==> flow/design.v <==
module TMDS_Encoder (
    input  wire       PixelClk,
    output reg  [9:0] pDataOutRaw,    
    input  wire [7:0] pDataOut,       
    input  wire       pC0,
    input  wire       pC1,
    input  wire       pVde
);
localparam [9:0] kCtlTkn0 = 10'b1101010100;
localparam [9:0] kCtlTkn1 = 10'b0010101011;
localparam [9:0] kCtlTkn2 = 10'b0101010100;
localparam [9:0] kCtlTkn3 = 10'b1010101011;
function [3:0] sum_bits8;
    input [7:0] u;
    integer i;
    begin
        sum_bits8 = 4'd0;
        for (i = 0; i < 8; i = i + 1)
            sum_bits8 = sum_bits8 + {3'b000, u[i]};
    end
endfunction
reg  [7:0] pDataOut_1;
reg  [3:0] n1d_1;
reg        pC0_1, pC1_1, pVde_1;
reg  [8:0] q_m_2;
reg  [3:0] n1q_m_2, n0q_m_2;
reg        pC0_2, pC1_2, pVde_2;
reg  signed [4:0] cnt_t_3;
wire [8:0] q_m_xor_1, q_m_xnor_1, q_m_1;
wire [3:0] n1q_m_1;
always @(posedge PixelClk) begin
    pVde_1     <= pVde;
    n1d_1      <= sum_bits8(pDataOut);
    pDataOut_1 <= pDataOut;
    pC0_1      <= pC0;
    pC1_1      <= pC1;
end
assign q_m_xor_1[0]  = pDataOut_1[0];
assign q_m_xnor_1[0] = pDataOut_1[0];
genvar gi;
generate
    for (gi = 1; gi < 8; gi = gi + 1) begin : encode
        assign q_m_xor_1[gi]  = q_m_xor_1[gi-1] ^ pDataOut_1[gi];
        assign q_m_xnor_1[gi] = ~(q_m_xnor_1[gi-1] ^ pDataOut_1[gi]);
    end
endgenerate
assign q_m_xor_1[8]  = 1'b1;
assign q_m_xnor_1[8] = 1'b0;
assign q_m_1 = (n1d_1 > 4'd4 || (n1d_1 == 4'd4 && pDataOut_1[0] == 1'b0)) ?
               q_m_xnor_1 : q_m_xor_1;
assign n1q_m_1 = sum_bits8(q_m_1[7:0]);
always @(posedge PixelClk) begin
    n1q_m_2 <= n1q_m_1;
    n0q_m_2 <= 4'd8 - n1q_m_1;
    q_m_2   <= q_m_1;
    pC0_2   <= pC0_1;
    pC1_2   <= pC1_1;
    pVde_2  <= pVde_1;
end
wire cond_balanced_2     = (cnt_t_3 == 5'sd0) || (n1q_m_2 == 4'd4);
wire cond_not_balanced_2 = (cnt_t_3 > 5'sd0 && n1q_m_2 > 4'd4) ||
                           (cnt_t_3 < 5'sd0 && n1q_m_2 < 4'd4);
wire [9:0] control_token_2 = (!pC1_2 && !pC0_2) ? kCtlTkn0 :
                             (!pC1_2 &&  pC0_2) ? kCtlTkn1 :
                             ( pC1_2 && !pC0_2) ? kCtlTkn2 :
                                                  kCtlTkn3;
wire [9:0] q_out_2 =
    !pVde_2                            ? control_token_2 :
    (cond_balanced_2 && !q_m_2[8])     ? {~q_m_2[8], q_m_2[8], ~q_m_2[7:0]} :
    (cond_balanced_2 &&  q_m_2[8])     ? {~q_m_2[8], q_m_2[8],  q_m_2[7:0]} :
    cond_not_balanced_2                ? {1'b1,      q_m_2[8], ~q_m_2[7:0]} :
                                         {1'b0,      q_m_2[8],  q_m_2[7:0]};
wire signed [4:0] dc_bias_2 = $signed({1'b0, n0q_m_2}) - $signed({1'b0, n1q_m_2});
wire signed [4:0] cnt_t_2 =
    !pVde_2                        ? 5'sd0 :
    (cond_balanced_2 && !q_m_2[8]) ? cnt_t_3 + dc_bias_2 :
    (cond_balanced_2 &&  q_m_2[8]) ? cnt_t_3 - dc_bias_2 :
    cond_not_balanced_2            ? cnt_t_3 + $signed({3'b000,  q_m_2[8], 1'b0}) + dc_bias_2 :
                                     cnt_t_3 - $signed({3'b000, ~q_m_2[8], 1'b0}) - dc_bias_2;
always @(posedge PixelClk) begin
    cnt_t_3     <= cnt_t_2;
    pDataOutRaw <= q_out_2;    
end
endmodule
module rgb2dvi (
    input  wire        PixelClk,
    input  wire [23:0] vid_pData,
    input  wire        vid_pVDE,
    input  wire        vid_pHSync,
    input  wire        vid_pVSync,
    output wire [9:0]  pDataOutRaw0,    
    output wire [9:0]  pDataOutRaw1,    
    output wire [9:0]  pDataOutRaw2     
);
TMDS_Encoder DataEncoder0 (
    .PixelClk(PixelClk), .pDataOutRaw(pDataOutRaw0),
    .pDataOut(vid_pData[15:8]), .pC0(vid_pHSync), .pC1(vid_pVSync), .pVde(vid_pVDE));
TMDS_Encoder DataEncoder1 (
    .PixelClk(PixelClk), .pDataOutRaw(pDataOutRaw1),
    .pDataOut(vid_pData[7:0]), .pC0(1'b0), .pC1(1'b0), .pVde(vid_pVDE));
TMDS_Encoder DataEncoder2 (
    .PixelClk(PixelClk), .pDataOutRaw(pDataOutRaw2),
    .pDataOut(vid_pData[23:16]), .pC0(1'b0), .pC1(1'b0), .pVde(vid_pVDE));
endmodule
# Reports on rgb2dvi
# What the tools print for rgb2dvi, step after step.
# Line numbers count from 1 in the design file above.
# Cell names lack the library's common part.
# A cell with -- has no value.
# inputs
top_module	rgb2dvi
clock	PixelClk
cell_library	sky130hd
lib_corner	tt_025C_1v80

# After elaboration
# Source: Yosys, flattened and elaborated, memories not mapped. Widths are those after wreduce; folded enables and synchronous resets count as part of the registers. Registers that Yosys merges into a memory's read port (data or address) are not register bits. Print and check cells do not count. Equal cells are merged and count once.
# op_classes
addsub	66
n_cmp	15
equal	6
mux	25
n_logic	69
reduce_logical	35
# ops
op	count
adder 4 x 1 -> 4 bit	36
two-way mux 10 bit	13
two-way mux 5 bit	9
XOR 1 bit	39
adder 5 bit	6
subtractor 5 bit	6
inverter 1 bit	27
two-way mux 9 bit	3
greater-than comparator 4 x 3 -> 1 bit (second input constant)	6
equality test 4 x 3 -> 1 bit (second input constant)	6
inverter 8 bit	3
logical AND 1 bit	18
subtractor 4 x 4 -> 5 bit	3
greater-than comparator 5 x 1 -> 1 bit (second input constant)	3
less-than comparator 5 x 1 -> 1 bit (second input constant)	3
adder 5 x 3 -> 5 bit	3
subtractor 5 x 3 -> 5 bit	3
zero test 5 bit	3
adder 1 x 1 -> 2 bit	6
less-than comparator 4 x 3 -> 1 bit (second input constant)	3
subtractor 4 bit (first input constant)	3
logical OR 1 bit	9
zero test 1 bit	5
# word_totals
reg_bits	138
output_inout_bits	30

# Depth
# Yosys ltp: most cells in a row. Word level: on the elaborated netlist, between registers, memories and ports. Mapped: between sequential cells and ports; inverters and the memories' decode and read muxes count.
# logic_depth
depth_word	23
ABC_AREA	0
depth_mapped	14
ltp_nobuf	14

# Synthesis result
# The flow's flattened synthesis, as Yosys stat reports it; memories are mapped. The netlist is that of the ABC_AREA named above (0 if unset); the other value can give another one.
# types
cell_type	count	area_total_um2
dfxtp_1	135	2.7E+03
ha_1	87	1.09E+03
fa_1	36	720.691
inv_1	123	461.693
xnor2_1	47	411.645
xor2_1	41	359.094
nor2_1	39	146.39
a21oi_1	24	120.115
nand2_1	32	120.115
o21ai_0	21	105.101
xnor2_2	5	81.328
nor2b_1	12	75.072
xor2_2	4	65.062
nor3_1	12	60.058
o21a_1	8	60.058
xnor2_4	2	55.053
a21o_1	7	52.55
mux2i_1	5	50.048
# Other cell types: 41; their cells: 82.
# synth_totals
stdcells	722
area_um2	7348.3
flip_flops	135
# The figures by module come from a second, unflattened synthesis with its own total; it is not the netlist above.
# hier_totals
cells_unflattened	745
area_unflattened_um2	7770.0
# Rows give one instance, submodules left out.
# modules
mod	n_inst	cells	mod_area_um2	seq_area_um2
TMDS_Encoder	3	248	2588.7	980.9
rgb2dvi	1	1	3.8	0.0

# Timing after synthesis
# Path of least setup slack by OpenSTA after synthesis, without wires, with an ideal clock, recovery checks aside; 20% of the period is set as input and as output delay. Where synthesis merged equal registers, the netlist keeps one of their names.
# synth_path
path_type	flip-flop to flip-flop
from	register DataEncoder1.pDataOut_1[0]
to	register DataEncoder1.n0q_m_2[3]
period_ns	4.0
setup_time_ns	0.072
launch_ns	0.000
t_arrival_ns	3.730
required_ns	3.928
path_slack_ns	0.199
path_delay_ns	3.802
path_stages	13
path_buffers	0
period_less_setup_slack_ns	3.801
# "path_delay_ns" is the arrival time less input delay plus setup time.
# "path_stages" counts driving pins, that of a launching flip-flop among them; a cell with two outputs on the path counts twice.
# "period_less_setup_slack_ns" = period - worst setup slack (recovery checks aside). The figure is calculated, with input and output delays left at 20% of the set period.
# synth_between
cell_sequence	dfxtp_1 nand2_1 a21oi_1 xnor2_1 ha_1 fa_1 inv_1 fa_1 fa_1 fa_1 inv_1 nor3_1 xor2_1
cone_cells	32
classes_between	add/sub (8); mux (1); logic (21); reduce/logical (2)
# synth_lines
element	line_no	rtl
from (decl)	22	reg  [7:0] pDataOut_1;
from (assign)	34	pDataOut_1 <= pDataOut;
to (assign)	54	n0q_m_2 <= 4'd8 - n1q_m_1;
to (decl)	26	reg  [3:0] n1q_m_2, n0q_m_2;
# No chain of elaborated cells between the ends is given.
# Some nets on the timed path still bear RTL names; the line given drives or declares the net.
# synth_named_nets
signal	line_no	rtl
DataEncoder1.q_m_1[8]	49	assign q_m_1 = (n1d_1 > 4'd4 || (n1d_1 == 4'd4 && pDataOut_1[0] == 1'b0)) ?
DataEncoder1.q_m_1[1]	49
DataEncoder1.n1q_m_1[1]	19	sum_bits8 = sum_bits8 + {3'b000, u[i]};

# Worst path after layout
# Path of least setup slack in the final report of run 1 (OpenROAD, finished layout, wires in). Where an end is a register, its clock arrival counts in the times.
# layout_path
path_type	flip-flop to flip-flop
from	register DataEncoder1.n1d_1[0]
to	register DataEncoder1.n0q_m_2[3]
period_ns	2.57
setup_time_ns	0.06
launch_ns	0.41
t_arrival_ns	3.86
required_ns	2.92
path_slack_ns	-0.95
path_stages	14
path_buffers	0
# Between the ends stands the longest chain of elaborated cells between them, by number of cells; it is not shown to be the way that was timed. Of several equally long chains one is given.
# A line is the first line of the expression or statement that the cell stems from. Yosys adds cells for indexed reads and writes and turns some case tables into memories.
# layout_between
cell_sequence	dfxtp_2 nor2_2 nand2_2 a21oi_4 xnor2_2 ha_1 fa_1 inv_1 fa_1 fa_2 fa_2 inv_2 nor3_2 xor2_1
elab_chain_cells	12
cone_cells	13
classes_between	add/sub (8); compare (1); eq/ne (1); mux (1); reduce/logical (2)
# layout_lines
element	line_no	rtl
from (decl)	23	reg  [3:0] n1d_1;
from (assign)	33	n1d_1      <= sum_bits8(pDataOut);
equality test 4 x 3 -> 1 bit	49	assign q_m_1 = (n1d_1 > 4'd4 || (n1d_1 == 4'd4 && pDataOut_1[0] == 1'b0)) ?
logical AND 1 bit	49
logical OR 1 bit	49
two-way mux 9 bit	49
adder 1 x 1 -> 2 bit	19	sum_bits8 = sum_bits8 + {3'b000, u[i]};
adder 4 x 1 -> 4 bit (6 in a row)	19
subtractor 4 bit	54	n0q_m_2 <= 4'd8 - n1q_m_1;
to (assign)	54
to (decl)	26	reg  [3:0] n1q_m_2, n0q_m_2;
# Some nets on the timed path still bear RTL names; the line given drives or declares the net.
# layout_named_nets
signal	line_no
DataEncoder1.q_m_1[8]	49
DataEncoder1.q_m_1[1]	49
DataEncoder1.n1q_m_1[1]	19

# Below are 6 stored runs of the flow (Yosys, OpenROAD; platform sky130hd) on rgb2dvi, each with its settings and what was measured, unordered. Constraints: input delay and output delay 20% of the set period each, output load 0.01 pF.
# "timing.achieved_period_ns" = clock period - worst setup slack. The figure is calculated, with input and output delays left at 20% of the set period.
# "worst_path_time_ns" = time allowed to the worst setup path (clock period - input delay - output delay, where it has them) - its slack; a late launch clock adds to it, a late capture clock takes from it.
# Settings: -- = not set for that run.
run	CELL_PAD_IN_SITES_GLOBAL_PLACEMENT	CORE_UTILIZATION	GPL_ROUTABILITY_DRIVEN	HOLD_SLACK_MARGIN	MAX_ROUTING_LAYER	PLACE_DENSITY_LB_ADDON	SETUP_SLACK_MARGIN	SLEW_MARGIN	period_ns	CAP_MARGIN	CORE_MARGIN	ABC_AREA	CORE_ASPECT_RATIO	CTS_CLUSTER_DIAMETER	MIN_ROUTING_LAYER	CTS_CLUSTER_SIZE	GPL_TIMING_DRIVEN	TNS_END_PERCENT	fin_util_pct	worst_path_time_ns	critical_path_kind	timing.hold.ws_ns	final_setup_ws_ns	synth_area_um2	timing.achieved_period_ns	die_area_um2	finish.stdcell_area_um2	total_negative_slack_ns
run 1	3	40	1	-0.0	met5	0.27	-0.08	40	2.57	20	2	--	--	--	--	--	--	--	56.0	3.52	flip-flop to flip-flop	0.234	-0.945	7348.3	3.515	19471.4	10098.4	-12.985
run 2	2	40	--	0.02	met4	--	0.86	20	4.77	20	2	0	0.82	131	met2	--	--	--	50.0	3.74	flip-flop to flip-flop	0.325	1.034	7348.3	3.736	19476.0	8916.0	0.000
run 3	3	24	1	--	--	0.19	0.01	35	4.8	20	2	--	1.25	287	--	--	--	--	29.9	4.04	flip-flop to flip-flop	0.332	0.760	7348.3	4.040	32042.4	9002.4	0.000
run 4	2	40	--	0.02	--	--	0.86	20	4.0	20	2	0	--	--	--	--	--	--	51.2	3.53	flip-flop to flip-flop	0.325	0.475	7348.3	3.525	19471.4	9236.4	0.000
run 5	--	62	0	--	met4	--	-0.4	30	5.35	0	2	0	--	--	--	20	0	60	75.6	4.15	flip-flop to flip-flop	0.330	1.195	7348.3	4.155	12738.5	8705.9	0.000
run 6	--	40	--	--	--	--	-0.16	20	3.8	20	2	--	--	--	--	--	--	--	49.0	3.77	flip-flop to flip-flop	0.325	0.030	7348.3	3.770	19471.4	8833.5	0.000
